==> flow/design.v <==
`timescale 1ns / 1ps
module BMU( HD1, HD2, HD3, HD4, HD5, HD6, HD7, HD8, HD9, HD10, HD11, HD12, HD13, HD14, HD15, HD16, Rx, len, clock, reset
    );
output  [1:0] HD1;
output  [1:0] HD2;
output  [1:0] HD3;
output  [1:0] HD4;
output  [1:0] HD5;
output  [1:0] HD6;
output  [1:0] HD7;
output  [1:0] HD8;
output  [1:0] HD9;
output  [1:0] HD10;
output  [1:0] HD11;
output  [1:0] HD12;
output  [1:0] HD13;
output  [1:0] HD14;
output  [1:0] HD15;
output  [1:0] HD16;
input [1:0] Rx;
input len;
input reset;
input clock;
   reg [1:0] 	 HD1;
   reg [1:0] 	 HD2;
   reg [1:0] 	 HD3;
   reg [1:0] 	 HD4;
   reg [1:0] 	 HD5;
   reg [1:0] 	 HD6;
   reg [1:0] 	 HD7;
   reg [1:0] 	 HD8;
   reg [1:0] 	 HD9;
   reg [1:0] 	 HD10;
   reg [1:0] 	 HD11;
   reg [1:0] 	 HD12;
   reg [1:0] 	 HD13;
   reg [1:0] 	 HD14;
   reg [1:0] 	 HD15;
   reg [1:0] 	 HD16; 
always@(posedge clock or posedge reset)
begin
if(reset)
begin
HD1<=0; HD9<=0;
HD2<=0; HD10<=0;
HD3<=0; HD11<=0;
HD4<=0; HD12<=0;
HD5<=0; HD13<=0;
HD6<=0; HD14<=0;
HD7<=0; HD15<=0;
HD8<=0; HD16<=0;
end
else if(len)
begin
case(Rx)
					2'b00: begin
                         HD1 <=2'b00; HD2 <=2'b10; HD3 <=2'b01; HD4 <=2'b01;
                         HD5 <=2'b10; HD6 <=2'b00; HD7 <=2'b01; HD8 <=2'b01;
                         HD9 <=2'b10; HD10<=2'b00; HD11<=2'b01; HD12<=2'b01;
                         HD13<=2'b00; HD14<=2'b10; HD15<=2'b01; HD16<=2'b01;
                      end
               2'b01: begin
                         HD1 <=2'b01; HD2 <=2'b01; HD3 <=2'b00; HD4 <=2'b10;
                         HD5 <=2'b01; HD6 <=2'b01; HD7 <=2'b10; HD8 <=2'b00;
                         HD9 <=2'b01; HD10<=2'b01; HD11<=2'b10; HD12<=2'b00;
                         HD13<=2'b01; HD14<=2'b01; HD15<=2'b00; HD16<=2'b10;
                      end
               2'b10: begin
                         HD1 <=2'b01; HD2 <=2'b01; HD3 <=2'b10; HD4 <=2'b00;
                         HD5 <=2'b01; HD6 <=2'b01; HD7 <=2'b00; HD8 <=2'b10;
                         HD9 <=2'b01; HD10<=2'b01; HD11<=2'b00; HD12<=2'b10;
                         HD13<=2'b01; HD14<=2'b01; HD15<=2'b10; HD16<=2'b00;
                      end
               2'b11: begin
                         HD1 <=2'b10; HD2 <=2'b00; HD3 <=2'b01; HD4 <=2'b01;
                         HD5 <=2'b00; HD6 <=2'b10; HD7 <=2'b01; HD8 <=2'b01;
                         HD9 <=2'b00; HD10<=2'b10; HD11<=2'b01; HD12<=2'b01;
                         HD13<=2'b10; HD14<=2'b00; HD15<=2'b01; HD16<=2'b01;
                      end
          endcase 
end
end
endmodule
`timescale 1ns / 1ps
module Add_Compare(acs_pm_survivor, acs_label, acs_pm_ina, HD_ina, acs_pm_inb, HD_inb, norm, aen, clock, reset
    );
output [3:0] acs_pm_survivor;
output acs_label;
input [3:0] acs_pm_ina;
input [3:0] acs_pm_inb;
input [1:0] HD_ina;
input [1:0] HD_inb;
input [3:0] norm;
input aen;
input clock;
input reset;
reg [3:0] acs_pm_survivor;
reg  acs_label; 
reg [3:0] suma;
reg [3:0] sumb;
wire [4:0] adda = (acs_pm_ina - norm) + HD_ina;
wire [4:0] addb = (acs_pm_inb - norm) + HD_inb;
always@(posedge clock or posedge reset)
begin
if(reset)
suma<=0;
else
begin
if(aen && adda[4])
suma<=4'b1111;
else if(aen)
suma<=adda[3:0];
end
end
always@(posedge clock or posedge reset)
begin
if(reset)
sumb<=0;
else if(aen && addb[4])
sumb<=4'b1111;
else if(aen)
sumb<=addb[3:0];
end
always@(suma or sumb)
begin
if(suma<=sumb)
begin
acs_pm_survivor=suma;
acs_label=1'b0;
end
else
begin
acs_pm_survivor=sumb;
acs_label=1'b1;
end
end
endmodule
`timescale 1ns / 1ps
module ACSU(acs0_pm_out, acs1_pm_out, acs2_pm_out, acs3_pm_out, 
                 acs4_pm_out, acs5_pm_out, acs6_pm_out, acs7_pm_out,
                 acs0_label,  acs1_label,  acs2_label,  acs3_label, 
                 acs4_label,  acs5_label,  acs6_label,  acs7_label,
                 acs0_pm_ina,  acs0_pm_inb, HD0_ina, HD0_inb,
                 acs1_pm_ina,  acs1_pm_inb, HD1_ina, HD1_inb,
                 acs2_pm_ina,  acs2_pm_inb, HD2_ina, HD2_inb,
                 acs3_pm_ina,  acs3_pm_inb, HD3_ina, HD3_inb,
                 acs4_pm_ina,  acs4_pm_inb, HD4_ina, HD4_inb,
                 acs5_pm_ina,  acs5_pm_inb, HD5_ina, HD5_inb,
                 acs6_pm_ina,  acs6_pm_inb, HD6_ina, HD6_inb,
                 acs7_pm_ina,  acs7_pm_inb, HD7_ina, HD7_inb,
                 norm, aen, clock, reset
                );
   output [3:0] acs0_pm_out;
   output [3:0] acs1_pm_out;
   output [3:0] acs2_pm_out;
   output [3:0] acs3_pm_out;
   output [3:0] acs4_pm_out;
   output [3:0] acs5_pm_out;
   output [3:0] acs6_pm_out;
   output [3:0] acs7_pm_out;
   output  acs0_label;
   output  acs1_label;
   output  acs2_label;
   output  acs3_label;
   output  acs4_label;
   output  acs5_label;
   output  acs6_label;
   output  acs7_label;
   input [3:0]  acs0_pm_ina;
   input [3:0]  acs1_pm_ina;
   input [3:0]  acs2_pm_ina;
   input [3:0]  acs3_pm_ina;
   input [3:0]  acs4_pm_ina;
   input [3:0]  acs5_pm_ina;
   input [3:0]  acs6_pm_ina;
   input [3:0]  acs7_pm_ina;
   input [3:0]  acs0_pm_inb;
   input [3:0]  acs1_pm_inb;
   input [3:0]  acs2_pm_inb;
   input [3:0]  acs3_pm_inb;
   input [3:0]  acs4_pm_inb;
   input [3:0]  acs5_pm_inb;
   input [3:0]  acs6_pm_inb;
   input [3:0]  acs7_pm_inb;
   input [1:0] 	   HD0_ina;
   input [1:0] 	   HD1_ina;
   input [1:0] 	   HD2_ina;
   input [1:0] 	   HD3_ina;
   input [1:0] 	   HD4_ina;
   input [1:0] 	   HD5_ina;
   input [1:0] 	   HD6_ina;
   input [1:0] 	   HD7_ina;
   input [1:0] 	   HD0_inb;
   input [1:0] 	   HD1_inb;
   input [1:0] 	   HD2_inb;
   input [1:0] 	   HD3_inb;
   input [1:0] 	   HD4_inb;
   input [1:0] 	   HD5_inb;
   input [1:0] 	   HD6_inb;
   input [1:0] 	   HD7_inb;   
   input [3:0] norm;
   input aen;
   input clock;
   input reset;
Add_Compare DUT0 (.acs_pm_survivor(acs0_pm_out), 
               .acs_label(acs0_label),
               .acs_pm_ina(acs0_pm_ina), 
               .HD_ina(HD0_ina), 
               .acs_pm_inb(acs0_pm_inb), 
               .HD_inb(HD0_inb),
               .norm(norm),
               .aen(aen),
               .clock(clock),
               .reset(reset)
              );
Add_Compare DUT1 (.acs_pm_survivor(acs1_pm_out),
               .acs_label(acs1_label), 
               .acs_pm_ina(acs1_pm_ina), 
               .HD_ina(HD1_ina), 
               .acs_pm_inb(acs1_pm_inb), 
               .HD_inb(HD1_inb),
               .norm(norm),
               .aen(aen),
               .clock(clock),
               .reset(reset)
              );
Add_Compare DUT2 (.acs_pm_survivor(acs2_pm_out), 
               .acs_label(acs2_label),
               .acs_pm_ina(acs2_pm_ina), 
               .HD_ina(HD2_ina),
               .acs_pm_inb(acs2_pm_inb), 
               .HD_inb(HD2_inb),
               .norm(norm),
               .aen(aen),
               .clock(clock),
               .reset(reset)
              );
Add_Compare DUT3 (.acs_pm_survivor(acs3_pm_out), 
               .acs_label(acs3_label),
               .acs_pm_ina(acs3_pm_ina), 
               .HD_ina(HD3_ina),
               .acs_pm_inb(acs3_pm_inb), 
               .HD_inb(HD3_inb),
               .norm(norm),
               .aen(aen),
               .clock(clock),
               .reset(reset)
              );
Add_Compare DUT4 (.acs_pm_survivor(acs4_pm_out), 
               .acs_label(acs4_label),
               .acs_pm_ina(acs4_pm_ina), 
               .HD_ina(HD4_ina),
               .acs_pm_inb(acs4_pm_inb), 
               .HD_inb(HD4_inb),
               .norm(norm),
               .aen(aen),
               .clock(clock),
               .reset(reset)
              );
Add_Compare DUT5 (.acs_pm_survivor(acs5_pm_out), 
               .acs_label(acs5_label),
               .acs_pm_ina(acs5_pm_ina), 
               .HD_ina(HD5_ina),
               .acs_pm_inb(acs5_pm_inb), 
               .HD_inb(HD5_inb),               
               .norm(norm),
               .aen(aen),
               .clock(clock),
               .reset(reset)
               );
Add_Compare DUT6 (.acs_pm_survivor(acs6_pm_out), 
               .acs_label(acs6_label),
               .acs_pm_ina(acs6_pm_ina), 
               .HD_ina(HD6_ina),
               .acs_pm_inb(acs6_pm_inb), 
               .HD_inb(HD6_inb),
               .norm(norm),
               .aen(aen),
               .clock(clock),
               .reset(reset)
              );
Add_Compare DUT7 (.acs_pm_survivor(acs7_pm_out), 
               .acs_label(acs7_label),
               .acs_pm_ina(acs7_pm_ina), 
               .HD_ina(HD7_ina),
               .acs_pm_inb(acs7_pm_inb), 
               .HD_inb(HD7_inb),
               .norm(norm),
               .aen(aen),
               .clock(clock),
               .reset(reset)
              );
endmodule 
`timescale 1ns / 1ps
module Decision( bstate, flag_metric, in0, in1, in2, in3, in4 ,in5, in6, in7);
output [2:0] bstate;
output [3:0] flag_metric;
input [3:0] in0;
input [3:0] in1;
input [3:0] in2;
input [3:0] in3;
input [3:0] in4;
input [3:0] in5;
input [3:0] in6;
input [3:0] in7;
reg [2:0] bstate;
reg [3:0] min01;
reg [3:0] min23;
reg [3:0] min45;
reg [3:0] min67;
reg [3:0] min0123;
reg [3:0] min4567;
reg [3:0] flag_metric; 
always@(*)
begin
if(in0<=in1)
min01=in0;
else
min01=in1;
if(in2<=in3)
min23=in2;
else
min23=in3;
if(in4<=in5)
min45=in4;
else
min45=in5;
if(in6<=in7)
min67=in6;
else
min67=in7;
if(min01<=min23)
min0123=min01;
else
min0123=min23;
if(min45<=min67)
min4567=min45;
else
min4567=min67;
if(min0123<=min4567)
flag_metric=min0123;
else
flag_metric=min4567;
end
always@(*)
begin
bstate=3'b000;
if(flag_metric==in0)
bstate=3'b000;
if(flag_metric==in1)
bstate=3'b001;
if(flag_metric==in2)
bstate=3'b010;
if(flag_metric==in3)
bstate=3'b011;
if(flag_metric==in4)
bstate=3'b100;
if(flag_metric==in5)
bstate=3'b101;
if(flag_metric==in6)
bstate=3'b110;
if(flag_metric==in7)
bstate=3'b111;
end
endmodule
module controlpath (Dx,  oen,  len, aen, 
                     A0_out, A1_out, A2_out, A3_out, A4_out, A5_out, A6_out, A7_out,
                     A0_in,  A1_in,  A2_in,  A3_in,  A4_in,  A5_in,  A6_in,  A7_in,
                     acs0_label,  acs1_label,  acs2_label,  acs3_label,  acs4_label,  acs5_label,  acs6_label,  acs7_label,
                     min_metric, seqrdy, reset, clock 
                    );
   output  Dx;
   output [3:0] min_metric;
   output           oen;
   output           len;
   output          aen;
   output [3:0] A0_out;
   output [3:0] A1_out;
   output [3:0] A2_out;
   output [3:0] A3_out;
   output [3:0] A4_out;
   output [3:0] A5_out;
   output [3:0] A6_out;
   output [3:0] A7_out;
   input [3:0] A0_in;
   input [3:0] A1_in;
   input [3:0] A2_in;
   input [3:0] A3_in;
   input [3:0] A4_in;
   input [3:0] A5_in;
   input [3:0] A6_in;
   input [3:0] A7_in;
   input   acs0_label;
   input   acs1_label;
   input   acs2_label;
   input   acs3_label;
   input   acs4_label;
   input   acs5_label;
   input   acs6_label;
   input   acs7_label;
   input 	  seqrdy;
   input 	  reset;
   input 	  clock;
   reg [14:0]   P0;
   reg [14:0]   P1;
   reg [14:0]   P2;
   reg [14:0]   P3;
   reg [14:0]   P4;
   reg [14:0]   P5;
   reg [14:0]   P6;
   reg [14:0]   P7;
   reg [3:0]   A0;
   reg [3:0]   A1;
   reg [3:0]   A2;
   reg [3:0]   A3;
   reg [3:0]   A4;
   reg [3:0]   A5;
   reg [3:0]   A6;
   reg [3:0]   A7;
   reg [3:0] 	  write_ptr;
   reg [3:0] 	  trace_ptr;
   reg [2:0] 	  tb_reg;
   reg 		   len;
   reg 		  aen;
   reg 		  wen;
   reg 		  ten;
   reg 		   oen;
   parameter [6:0] 
                   RESET           =7'b0000001,
                   calc_HD         =7'b0000010,
                   add_HD          =7'b0000100,
                   write_state     =7'b0001000,
                   beststate       =7'b0010000,
                   traceback       =7'b0100000,
						 output_DX       =7'b1000000;
   reg [6:0] next_state;
   wire [2:0] min_state;
   Decision UUT_TB (.bstate(min_state), .flag_metric(min_metric),
                         .in0(A0_out), .in1(A1_out), .in2(A2_out), .in3(A3_out), 
                         .in4(A4_out), .in5(A5_out), .in6(A6_out), .in7(A7_out));
   assign Dx = ( oen) ? tb_reg[0] : 1'b0;
   assign A0_out = (write_ptr>0) ? A0_in:A0;
   assign A1_out = (write_ptr>0) ? A1_in:A1;
   assign A2_out = (write_ptr>0) ? A2_in:A2;
   assign A3_out = (write_ptr>0) ? A3_in:A3;
   assign A4_out = (write_ptr>0) ? A4_in:A4;
   assign A5_out = (write_ptr>0) ? A5_in:A5;
   assign A6_out = (write_ptr>0) ? A6_in:A6;
   assign A7_out = (write_ptr>0) ? A7_in:A7;
   always @(posedge clock or posedge reset)
     begin
	if (reset)
	  begin
	     P0 <=0; P1 <=0; P2 <=0; P3 <=0; P4 <=0; P5 <=0; P6 <=0; P7 <=0;
	  end
	else
	  begin
             if (wen && write_ptr>0)
               begin
                  P0   <={acs0_label, P0[14:1]};									 
                  P1   <={acs1_label, P1[14:1]};									 
                  P2   <={acs2_label, P2[14:1]};
                  P3   <={acs3_label, P3[14:1]};
                  P4   <={acs4_label, P4[14:1]};
                  P5   <={acs5_label, P5[14:1]};
                  P6   <={acs6_label, P6[14:1]};
                  P7   <={acs7_label, P7[14:1]};		  
               end	  
      end
	  end
   always @(posedge clock or posedge reset)
     begin
	if (reset)
	  begin
	     A0 <=0;       A1 <=4'b1111; A2 <=4'b1111; A3 <=4'b1111; 
             A4 <=4'b1111; A5 <=4'b1111; A6 <=4'b1111; A7 <=4'b1111;
	  end
	else
	  begin
             if (wen)
               begin
                  A0 <=A0_in; A1 <=A1_in; A2 <=A2_in; A3 <=A3_in; 
                  A4 <=A4_in; A5 <=A5_in; A6 <=A6_in; A7 <=A7_in;
               end
	  end
     end
   always @(posedge clock or posedge reset)
     begin
	if (reset)
	  tb_reg <=0;
	else
	  begin
	     if (next_state==write_state)
	        tb_reg <=min_state;
	     else if (ten)
               begin
                  case (tb_reg)
                    3'b000 : tb_reg <={P0[trace_ptr],tb_reg[2:1]};
                    3'b001 : tb_reg <={P1[trace_ptr],tb_reg[2:1]};
                    3'b010 : tb_reg <={P2[trace_ptr],tb_reg[2:1]};
                    3'b011 : tb_reg <={P3[trace_ptr],tb_reg[2:1]};
                    3'b100 : tb_reg <={P4[trace_ptr],tb_reg[2:1]};
                    3'b101 : tb_reg <={P5[trace_ptr],tb_reg[2:1]};
                    3'b110 : tb_reg <={P6[trace_ptr],tb_reg[2:1]};
                    3'b111 : tb_reg <={P7[trace_ptr],tb_reg[2:1]};
                  endcase
	       end
	  end
     end
   always @ (posedge clock or posedge reset)
     begin
        if (reset)
          begin
              len <=0; aen <=0; wen <=0; ten <=0;  oen <=0;
	     write_ptr    <=0;
	     trace_ptr    <=0;
             next_state   <= RESET;
          end
        else
          begin
             case(next_state)
               RESET:      begin
		             if (seqrdy)
			       begin
                                   len <=0; aen <=0; wen <=0; ten <=0;  oen <=0;
                                  next_state <=calc_HD;
			       end
		             else
			       next_state <=RESET;
                           end  
               calc_HD:    begin
                               len <=1; aen <=0; wen <=0; ten <=0;  oen <=0;
                              next_state   <= add_HD;
                           end 
               add_HD:        begin
                             if (seqrdy)
                               begin
                               len <=0; aen <=1; wen <=0; ten <=0;  oen <=0;
                              next_state   <= write_state;
                               end
                             else
                              next_state   <= add_HD;
                           end 
               write_state: begin
                                 if (write_ptr < 14)
                                   begin
                                       len <=0; aen <=0; wen <=1; ten <=0;  oen <=0;
				      write_ptr <=write_ptr+1;
                                      next_state   <= calc_HD;
                                   end
                                else if (write_ptr == 14)
                                   begin
				       len <=0; aen <=0; wen <=1; ten <=0;  oen <=0;
				      write_ptr <=write_ptr+1;
                                      next_state   <= beststate;
			           end
                              end  
               beststate:    begin
                                  len <=0; aen <=0; wen <=0; ten <=0;  oen <=0;
		                 ;
		                 write_ptr    <=14;
		  		 trace_ptr    <=14;
                                 next_state   <= traceback;
                              end 
               traceback:     begin
                                 if (trace_ptr >1)
                                   begin
                                       len <=0; aen <=0; wen <=0; ten <=1;  oen <=0;
		                      trace_ptr    <=trace_ptr-1; 
                                      next_state   <= traceback;
                                   end	    
                                 else if (trace_ptr == 1) 
                                   begin
                                       len <=0; aen <=0; wen <=0; ten <=0;  oen <=0;
                                      next_state   <= output_DX;
	                           end
                              end 
               output_DX:     begin
                                       len <=0; aen <=0; wen <=0; ten <=0;  oen <=1;
                                      next_state   <= calc_HD;
                end 
	    endcase 
	 end 
   end 
endmodule
`timescale 1ns / 1ps
module Viterbi(Dx, Rx, oen, rxrdy, clock, seqrdy,reset
    );
output Dx;
output oen;
output rxrdy;
input [1:0] Rx;
input seqrdy;
input reset;
input clock;
wire[3:0] A0_out;
wire[3:0] A1_out;
wire[3:0] A2_out;
wire[3:0] A3_out;
wire[3:0] A4_out;
wire[3:0] A5_out;
wire[3:0] A6_out;
wire[3:0] A7_out;
 wire [3:0] acs0_pm_out;
 wire [3:0] acs1_pm_out;
 wire [3:0] acs2_pm_out;
 wire [3:0] acs3_pm_out;
 wire [3:0] acs4_pm_out;
 wire [3:0] acs5_pm_out;   
 wire [3:0] acs6_pm_out;   
 wire [3:0] acs7_pm_out;
wire acs0_label;
wire acs1_label;
wire acs2_label;
wire acs3_label;
wire acs4_label;
wire acs5_label;
wire acs6_label;
wire acs7_label;
wire len;
wire aen;
wire [3:0] min_metric;
assign rxrdy = len;
wire [1:0] HD1;	wire [1:0] HD9;
wire [1:0] HD2;	wire [1:0] HD10;
wire [1:0] HD3;   wire [1:0] HD11;
wire [1:0] HD4;	wire [1:0] HD12;
wire [1:0] HD5;	wire [1:0] HD13;
wire [1:0] HD6;	wire [1:0] HD14;
wire [1:0] HD7;	wire [1:0] HD15;
wire [1:0] HD8;	wire [1:0] HD16;
BMU U1(.HD1(HD1), .HD2(HD2), .HD3(HD3), .HD4(HD4), .HD5(HD5), .HD6(HD6), .HD7(HD7), .HD8(HD8), .HD9(HD9), .HD10(HD10), .HD11(HD11), .HD12(HD12), .HD13(HD13), .HD14(HD14), .HD15(HD15), .HD16(HD16), .Rx(Rx), .len(len & seqrdy), .clock(clock), .reset(reset)
);
ACSU U2(.acs0_pm_out(acs0_pm_out), .acs1_pm_out(acs1_pm_out), 
              .acs2_pm_out(acs2_pm_out), .acs3_pm_out(acs3_pm_out), 
              .acs4_pm_out(acs4_pm_out), .acs5_pm_out(acs5_pm_out), 
              .acs6_pm_out(acs6_pm_out), .acs7_pm_out(acs7_pm_out),
              .acs0_label(acs0_label),   .acs1_label(acs1_label), 
              .acs2_label(acs2_label),   .acs3_label(acs3_label), 
              .acs4_label(acs4_label),   .acs5_label(acs5_label), 
              .acs6_label(acs6_label),   .acs7_label(acs7_label),
              .acs0_pm_ina(A0_out),  .acs0_pm_inb(A4_out), .HD0_ina(HD1), .HD0_inb(HD9),
              .acs1_pm_ina(A0_out),  .acs1_pm_inb(A4_out), .HD1_ina(HD2), .HD1_inb(HD10),
              .acs2_pm_ina(A1_out),  .acs2_pm_inb(A5_out), .HD2_ina(HD3), .HD2_inb(HD11),
              .acs3_pm_ina(A1_out),  .acs3_pm_inb(A5_out), .HD3_ina(HD4), .HD3_inb(HD12),
              .acs4_pm_ina(A2_out),  .acs4_pm_inb(A6_out), .HD4_ina(HD5), .HD4_inb(HD13),
              .acs5_pm_ina(A2_out),  .acs5_pm_inb(A6_out), .HD5_ina(HD6), .HD5_inb(HD14),
              .acs6_pm_ina(A3_out),  .acs6_pm_inb(A7_out), .HD6_ina(HD7), .HD6_inb(HD15),
              .acs7_pm_ina(A3_out),  .acs7_pm_inb(A7_out), .HD7_ina(HD8), .HD7_inb(HD16),
	      .norm(min_metric), .aen(aen), .reset(reset), .clock(clock)
              );
				 controlpath U3(.Dx(Dx), .oen(oen), .len(len), .aen(aen), 
                 .A0_out(A0_out), .A1_out(A1_out), .A2_out(A2_out), .A3_out(A3_out), 
                 .A4_out(A4_out), .A5_out(A5_out), .A6_out(A6_out), .A7_out(A7_out),
                 .A0_in(acs0_pm_out), .A1_in(acs1_pm_out), .A2_in(acs2_pm_out), .A3_in(acs3_pm_out),  
                 .A4_in(acs4_pm_out), .A5_in(acs5_pm_out), .A6_in(acs6_pm_out), .A7_in(acs7_pm_out),
                 .acs0_label(acs0_label), .acs1_label(acs1_label), .acs2_label(acs2_label), .acs3_label(acs3_label), 
                 .acs4_label(acs4_label), .acs5_label(acs5_label), .acs6_label(acs6_label), .acs7_label(acs7_label),
                 .min_metric(min_metric), .seqrdy(seqrdy), .reset(reset), .clock(clock)
                );
endmodule
---- From RTL to reports: Viterbi ----
Tool output for the design above, in the order of the flow.
Lines are those of the file above, counted from 1.
Library cell names are shortened.
A cell with - has no value.
set-up
  design top .............................. Viterbi
  clock port .............................. clock
  standard-cell library ................... sky130hd
  corner .................................. tt_025C_1v80

---- Elaborated design ----
Counts by Yosys on the flattened word-level netlist (proc, flatten, opt, wreduce; memories kept). Register bits leave out memories and registers merged into their read ports (data or address). Print and check cells are left out. Cells with the same type and inputs are merged into one.
operators by class
  add/sub/neg operators ................... 26
  order comparisons ....................... 18
  eq/ne operators ......................... 32
  shift-type cells ........................ 8
  mux-type cells .......................... 104
  bitwise operators ....................... 1
  reduce/logical cells .................... 55
operators by type and width
  kind                                                                   number
  4-bit two-way mux                                                      59
  15-bit by 4-bit indexed select with 1-bit output                       8
  5-bit by 2-bit adder with 5-bit output                                 16
  4-bit less-or-equal comparator                                         15
  7-bit parallel mux with 7-bit select                                   1
  4-bit by 4-bit subtractor with 5-bit output                            8
  2-bit nonzero test                                                     19
  4-bit == test                                                          7
  7-bit two-way mux                                                      4
  3-bit parallel mux with 8-bit select                                   1
  2-bit parallel mux with 3-bit select                                   4
  3-bit two-way mux                                                      8
  1-bit two-way mux                                                      19
  1-bit logical AND                                                      17
  4-bit parallel mux with 2-bit select                                   2
  1-bit parallel mux with 5-bit select                                   3
  3-bit == test (second input constant)                                  4
  4-bit AND reduction                                                    3
  6-bit nonzero test                                                     2
  2-bit OR reduction                                                     5
  4-bit by 1-bit > comparator with 1-bit output (second input constant)  2
  1-bit parallel mux with 4-bit select                                   2
  7-bit by 1-bit == test with 1-bit output (second input constant)       1
  7-bit by 2-bit == test with 1-bit output (second input constant)       1
  7-bit by 3-bit == test with 1-bit output (second input constant)       1
  7-bit by 4-bit == test with 1-bit output (second input constant)       1
  7-bit by 5-bit == test with 1-bit output (second input constant)       1
  7-bit by 6-bit == test with 1-bit output (second input constant)       1
Not listed: further kinds 24, cells in them 29.
storage and ports
  flip-flop bits (word level) ............. 247
  bits of input ports ..................... 5
  output and inout bits ................... 3
  elaborated cells ........................ 289

---- Depth ----
Yosys ltp: most cells in a row. Word level: on the elaborated netlist, between registers, memories and ports. Mapped: between sequential cells and ports; inverters and the memories' decode and read muxes count.
logic depth
  word-level depth ........................ 18
  ABC_AREA ................................ 0
  mapped depth ............................ 43
  gate-level depth less buffers ........... 42

---- Mapped cells and area ----
Source: synth_stat.txt of the flow (Yosys; design flattened, memories mapped). It holds for the ABC_AREA given above (unset counts as 0); a run with the other value may have another netlist.
mapped netlist
  mapped cells ............................ 1642
  synthesis area .......................... 16518.3 µm²
  sequential area ......................... 6167.2 µm²
  flip-flops .............................. 245
  buffers ................................. 77
cells by type
  type      number  total area (µm²)
  dfrtp_1   216     5.41E+03
  mux2_2    135     1.52E+03
  ha_1      118     1.48E+03
  dfstp_2   29      761.981
  a21oi_1   132     660.634
  nor2_1    175     656.88
  mux2i_1   63      630.605
  mux4_2    27      608.083
  fa_1      24      480.461
  inv_1     122     457.939
  o21ai_0   77      385.37
  xnor2_1   32      280.269
  nand2_1   62      232.723
  xor2_1    26      227.718
  clkbuf_1  54      202.694
  nor2b_1   23      143.888
  nand3_1   26      130.125
  a31oi_1   20      125.12
Not listed: further types 57, cells in them 281.
By module: a second synthesis without flattening, with its own total; a netlist apart from the flattened one above.
unflattened totals
  cells (unflattened synthesis) ........... 1638
  area (unflattened synthesis) ............ 17478.0 µm²
Each row is one instance without its submodules.
by module
  module       instances  cells  area (µm²)  sequential area (µm²)
  controlpath  1          649    8356.8      4415.5
  Add_Compare  8          89     865.8       200.2
  Decision     1          229    1686.6      0.0
  BMU          1          47     501.7       150.1
  Viterbi      1          1      6.3         0.0
  ACSU         1          0      0.0         0.0

---- Timing after synthesis ----
Source: OpenSTA report_checks on the synthesized netlist (no wires, ideal clock, input and output delay 20% of the period each), path of least setup slack; recovery checks are left aside. Register names are those of the netlist, which keeps one name where synthesis merged equal registers.
timing path post-synthesis
  path type ............................... flip-flop to flip-flop
  start point ............................. reg U3.write_ptr[0]
  end point ............................... reg U2.DUT0.sumb[3]
  period .................................. 8.0 ns
  setup time .............................. 0.141 ns
  time at the first pin ................... 0.000 ns
  arrival ................................. 8.675 ns
  required time ........................... 7.859 ns
  setup slack ............................. -0.816 ns
  delay of the path ....................... 8.816 ns
  stages .................................. 38
  path buffers ............................ 5
  synthesis period reached ................ 8.816 ns
"delay of the path" is the arrival time less input delay plus setup time.
"stages" counts driving pins, that of a launching flip-flop among them; a cell with two outputs on the path counts twice.
"synthesis period reached" is the clock period less the worst setup slack; recovery checks do not enter. This is arithmetic on one report: input and output delays are still those of the set period (20% each).
Between the ends stands the longest chain of elaborated cells between them, by number of cells; it is not shown to be the way that was timed. Of several equally long chains one is given.
Each line given opens the expression or statement behind the cell; cells for indexed reads and writes are added by Yosys, which also makes memories of some case tables.
A register here has more assigning lines than the two given.
on the way, post-synthesis
  cells stage by stage .................... dfrtp_1 -> inv_1 -> ha_1 -> nand2_1 -> clkbuf_1 -> clkbuf_1 -> clkbuf_1 -> buf_1 -> buf_1 -> o21ai_0 -> ha_1 -> and3b_1 -> a2111oi_4 -> o21ai_1 -> nor3b_1 -> a221o_1 -> ha_1 -> o21a_1 -> [... 2 more ...] -> mux2i_1 -> ha_1 -> a21oi_1 -> a21oi_1 -> maj3_1 -> a22o_1 -> o21ai_0 -> ha_1 -> fa_1 -> inv_1 -> ha_1 -> a21oi_1 -> nor3_1 -> a21oi_1 -> o31ai_1 -> a211oi_1 -> xnor2_1 -> a31oi_1
  cells in the longest elaborated chain ... 12
  elaborated cells on any way between the ends .. 29
  those cells by class .................... 2 x add/sub; 8 x compare; 17 x mux; 2 x reduce/logical
RTL lines, path post-synthesis
  element                                        RTL line  source
  from (decl)                                    420       reg [3:0] write_ptr;
  from (assign)                                  548       write_ptr <=write_ptr+1;
  from (assign)                                  554       write_ptr <=write_ptr+1;
  4-bit by 1-bit > comparator with 1-bit output  442       assign A0_out = (write_ptr>0) ? A0_in:A0;
  4-bit two-way mux                              442
  4-bit less-or-equal comparator                 316       if(in0<=in1)
  4-bit two-way mux                              316
  4-bit less-or-equal comparator                 332       if(min01<=min23)
  4-bit two-way mux                              332
  4-bit less-or-equal comparator                 340       if(min0123<=min4567)
  4-bit two-way mux                              340
  4-bit by 4-bit subtractor with 5-bit output    102       wire [4:0] addb = (acs_pm_inb - norm) + HD_inb;
  5-bit by 2-bit adder with 5-bit output         102
  4-bit two-way mux                              121       else if(aen)
  4-bit two-way mux                              119       else if(aen && addb[4])
  to (assign)                                    118       sumb<=0;
  to (assign)                                    122       sumb<=addb[3:0];
  to (decl)                                      100       reg [3:0] sumb;

---- Worst path after layout ----
Path of least setup slack in the final report of stored run 1 (OpenROAD, finished layout, wires in). Where an end is a register, its clock arrival counts in the times.
timing path after layout
  path type ............................... flip-flop to flip-flop
  start point ............................. reg U3.write_ptr[0]
  end point ............................... reg U2.DUT1.suma[1]
  period .................................. 12.8 ns
  setup time .............................. 0.15 ns
  time at the first pin ................... 0.58 ns
  arrival ................................. 11.99 ns
  required time ........................... 13.23 ns
  setup slack ............................. 1.24 ns
  stages .................................. 38
  path buffers ............................ 5
Between the ends stands the longest chain of elaborated cells between them, by number of cells; it is not shown to be the way that was timed. Of several equally long chains one is given.
A register here has more assigning lines than the two given.
on the way, after layout
  cells stage by stage .................... dfrtp_1 -> inv_1 -> ha_1 -> nand2_1 -> clkbuf_1 -> clkbuf_1 -> clkbuf_1 -> buf_1 -> buf_1 -> nor2_1 -> a21oi_1 -> inv_1 -> ha_1 -> and2_1 -> o21ai_0 -> a32o_1 -> mux2i_1 -> inv_1 -> [... 2 more ...] -> o21a_1 -> o21a_1 -> o21ai_1 -> mux2i_1 -> ha_1 -> a21oi_1 -> a21oi_1 -> maj3_1 -> a22o_1 -> mux2_2 -> inv_1 -> fa_1 -> fa_1 -> and3b_1 -> a31oi_1 -> o21ai_0 -> xnor2_1 -> a31oi_1
  cells in the longest elaborated chain ... 12
  elaborated cells on any way between the ends .. 29
  those cells by class .................... 2 x add/sub; 8 x compare; 17 x mux; 2 x reduce/logical
RTL lines, path after layout
  element                                        RTL line  source
  from (decl)                                    420       reg [3:0] write_ptr;
  from (assign)                                  548       write_ptr <=write_ptr+1;
  from (assign)                                  554       write_ptr <=write_ptr+1;
  4-bit by 1-bit > comparator with 1-bit output  442       assign A0_out = (write_ptr>0) ? A0_in:A0;
  4-bit two-way mux                              442
  4-bit less-or-equal comparator                 316       if(in0<=in1)
  4-bit two-way mux                              316
  4-bit less-or-equal comparator                 332       if(min01<=min23)
  4-bit two-way mux                              332
  4-bit less-or-equal comparator                 340       if(min0123<=min4567)
  4-bit two-way mux                              340
  4-bit by 4-bit subtractor with 5-bit output    101       wire [4:0] adda = (acs_pm_ina - norm) + HD_ina;
  5-bit by 2-bit adder with 5-bit output         101
  4-bit two-way mux                              111       else if(aen)
  4-bit two-way mux                              109       if(aen && adda[4])
  to (assign)                                    110       suma<=4'b1111;
  to (assign)                                    112       suma<=adda[3:0];
  to (decl)                                      99        reg [3:0] suma;

==> runs of Viterbi <==
Measured data: module Viterbi, platform sky130hd, 4 stored runs of the flow under differing settings, order arbitrary. Input and output delays are each 20% of the period that was set; the output load is 0.01 pF.

Flow files of stored run 1
==> flow/run.sh <==
#!/bin/bash
# the make line also repeats the synthesis and layout settings of config.mk as NAME=value (left out here)
make -C /OpenROAD-flow-scripts/flow DESIGN_CONFIG=/design/flow/config.mk WORK_HOME=/design/flow/orfs CLKGATE_MAP_FILE= finish
==> flow/config.mk <==
export PLATFORM = sky130hd
export DESIGN_NAME = Viterbi
export DESIGN_NICKNAME = Viterbi
export VERILOG_FILES = /design/flow/design.v
export SDC_FILE = /design/flow/constraint.sdc
export NUM_CORES = 4
export LEC_CHECK = 0
export CAP_MARGIN = 40
export CELL_PAD_IN_SITES_DETAIL_PLACEMENT = 0
export CORE_MARGIN = 2
export CORE_UTILIZATION = 16
export GPL_ROUTABILITY_DRIVEN = 1
export GPL_TIMING_DRIVEN = 0
export MIN_ROUTING_LAYER = met2
export PLACE_DENSITY = 0.91
export SETUP_SLACK_MARGIN = -0.89
export SLEW_MARGIN = 0
==> flow/constraint.sdc <==
create_clock -name core_clock -period 12.8 [get_ports {clock}]
set_input_delay 2.5600 -clock core_clock [delete_from_list [all_inputs] [get_ports {clock}]]
set_output_delay 2.5600 -clock core_clock [all_outputs]
set_load 0.01 [all_outputs]

report of stored run 1
yosys chip area after synthesis (um^2): 16518.3
finish__design__die__area: 105827.0
finish__design__instance__area__stdcell: 19219.7
finish__design__instance__utilization: 0.1884
finish__timing__setup__ws: 1.240
finish__timing__hold__ws: 0.471

Flow files of stored run 2
==> flow/run.sh <==
#!/bin/bash
# the make line also repeats the synthesis and layout settings of config.mk as NAME=value (left out here)
make -C /OpenROAD-flow-scripts/flow DESIGN_CONFIG=/design/flow/config.mk WORK_HOME=/design/flow/orfs CLKGATE_MAP_FILE= finish
==> flow/config.mk <==
export PLATFORM = sky130hd
export DESIGN_NAME = Viterbi
export DESIGN_NICKNAME = Viterbi
export VERILOG_FILES = /design/flow/design.v
export SDC_FILE = /design/flow/constraint.sdc
export NUM_CORES = 4
export LEC_CHECK = 0
export CAP_MARGIN = 20
export CELL_PAD_IN_SITES_GLOBAL_PLACEMENT = 2
export CORE_ASPECT_RATIO = 1.57
export CORE_MARGIN = 2
export CORE_UTILIZATION = 21
export CTS_CLUSTER_DIAMETER = 348
export CTS_CLUSTER_SIZE = 97
export GPL_TIMING_DRIVEN = 0
export MAX_ROUTING_LAYER = met4
export MIN_ROUTING_LAYER = met2
export SETUP_SLACK_MARGIN = 0.94
export SLEW_MARGIN = 10
export TNS_END_PERCENT = 25
==> flow/constraint.sdc <==
create_clock -name core_clock -period 7.8 [get_ports {clock}]
set_input_delay 1.5600 -clock core_clock [delete_from_list [all_inputs] [get_ports {clock}]]
set_output_delay 1.5600 -clock core_clock [all_outputs]
set_load 0.01 [all_outputs]

report of stored run 2
yosys chip area after synthesis (um^2): 16518.3
finish__design__die__area: 80974.2
finish__design__instance__area__stdcell: 21663.3
finish__design__instance__utilization: 0.2789
finish__timing__setup__ws: -0.370
finish__timing__hold__ws: 0.509

Flow files of stored run 3
==> flow/run.sh <==
#!/bin/bash
# the make line also repeats the synthesis and layout settings of config.mk as NAME=value (left out here)
make -C /OpenROAD-flow-scripts/flow DESIGN_CONFIG=/design/flow/config.mk WORK_HOME=/design/flow/orfs CLKGATE_MAP_FILE= finish
==> flow/config.mk <==
export PLATFORM = sky130hd
export DESIGN_NAME = Viterbi
export DESIGN_NICKNAME = Viterbi
export VERILOG_FILES = /design/flow/design.v
export SDC_FILE = /design/flow/constraint.sdc
export NUM_CORES = 4
export LEC_CHECK = 0
export CAP_MARGIN = 0
export CORE_MARGIN = 4
export CORE_UTILIZATION = 51
export CTS_CLUSTER_SIZE = 24
export GPL_ROUTABILITY_DRIVEN = 1
export HOLD_SLACK_MARGIN = 0.26
export PLACE_DENSITY_LB_ADDON = 0.03
export SLEW_MARGIN = 20
==> flow/constraint.sdc <==
create_clock -name core_clock -period 8.68 [get_ports {clock}]
set_input_delay 1.7360 -clock core_clock [delete_from_list [all_inputs] [get_ports {clock}]]
set_output_delay 1.7360 -clock core_clock [all_outputs]
set_load 0.01 [all_outputs]

report of stored run 3
yosys chip area after synthesis (um^2): 16518.3
finish__design__die__area: 35332.7
finish__design__instance__area__stdcell: 18411.4
finish__design__instance__utilization: 0.5805
finish__timing__setup__ws: 0.315
finish__timing__hold__ws: 0.479

Flow files of stored run 4
==> flow/run.sh <==
#!/bin/bash
# the make line also repeats the synthesis and layout settings of config.mk as NAME=value (left out here)
make -C /OpenROAD-flow-scripts/flow DESIGN_CONFIG=/design/flow/config.mk WORK_HOME=/design/flow/orfs CLKGATE_MAP_FILE= finish
==> flow/config.mk <==
export PLATFORM = sky130hd
export DESIGN_NAME = Viterbi
export DESIGN_NICKNAME = Viterbi
export VERILOG_FILES = /design/flow/design.v
export SDC_FILE = /design/flow/constraint.sdc
export NUM_CORES = 4
export LEC_CHECK = 0
export CAP_MARGIN = 25
export CELL_PAD_IN_SITES_GLOBAL_PLACEMENT = 3
export CORE_ASPECT_RATIO = 1.57
export CORE_MARGIN = 2
export CORE_UTILIZATION = 21
export CTS_CLUSTER_DIAMETER = 348
export CTS_CLUSTER_SIZE = 97
export GPL_ROUTABILITY_DRIVEN = 0
export GPL_TIMING_DRIVEN = 0
export MAX_ROUTING_LAYER = met4
export MIN_ROUTING_LAYER = met2
export SETUP_SLACK_MARGIN = 0.94
export SLEW_MARGIN = 10
export TNS_END_PERCENT = 25
==> flow/constraint.sdc <==
create_clock -name core_clock -period 7.8 [get_ports {clock}]
set_input_delay 1.5600 -clock core_clock [delete_from_list [all_inputs] [get_ports {clock}]]
set_output_delay 1.5600 -clock core_clock [all_outputs]
set_load 0.01 [all_outputs]

report of stored run 4
yosys chip area after synthesis (um^2): 16518.3
finish__design__die__area: 80974.2
finish__design__instance__area__stdcell: 21405.5
finish__design__instance__utilization: 0.2756
finish__timing__setup__ws: -0.497
finish__timing__hold__ws: 0.506
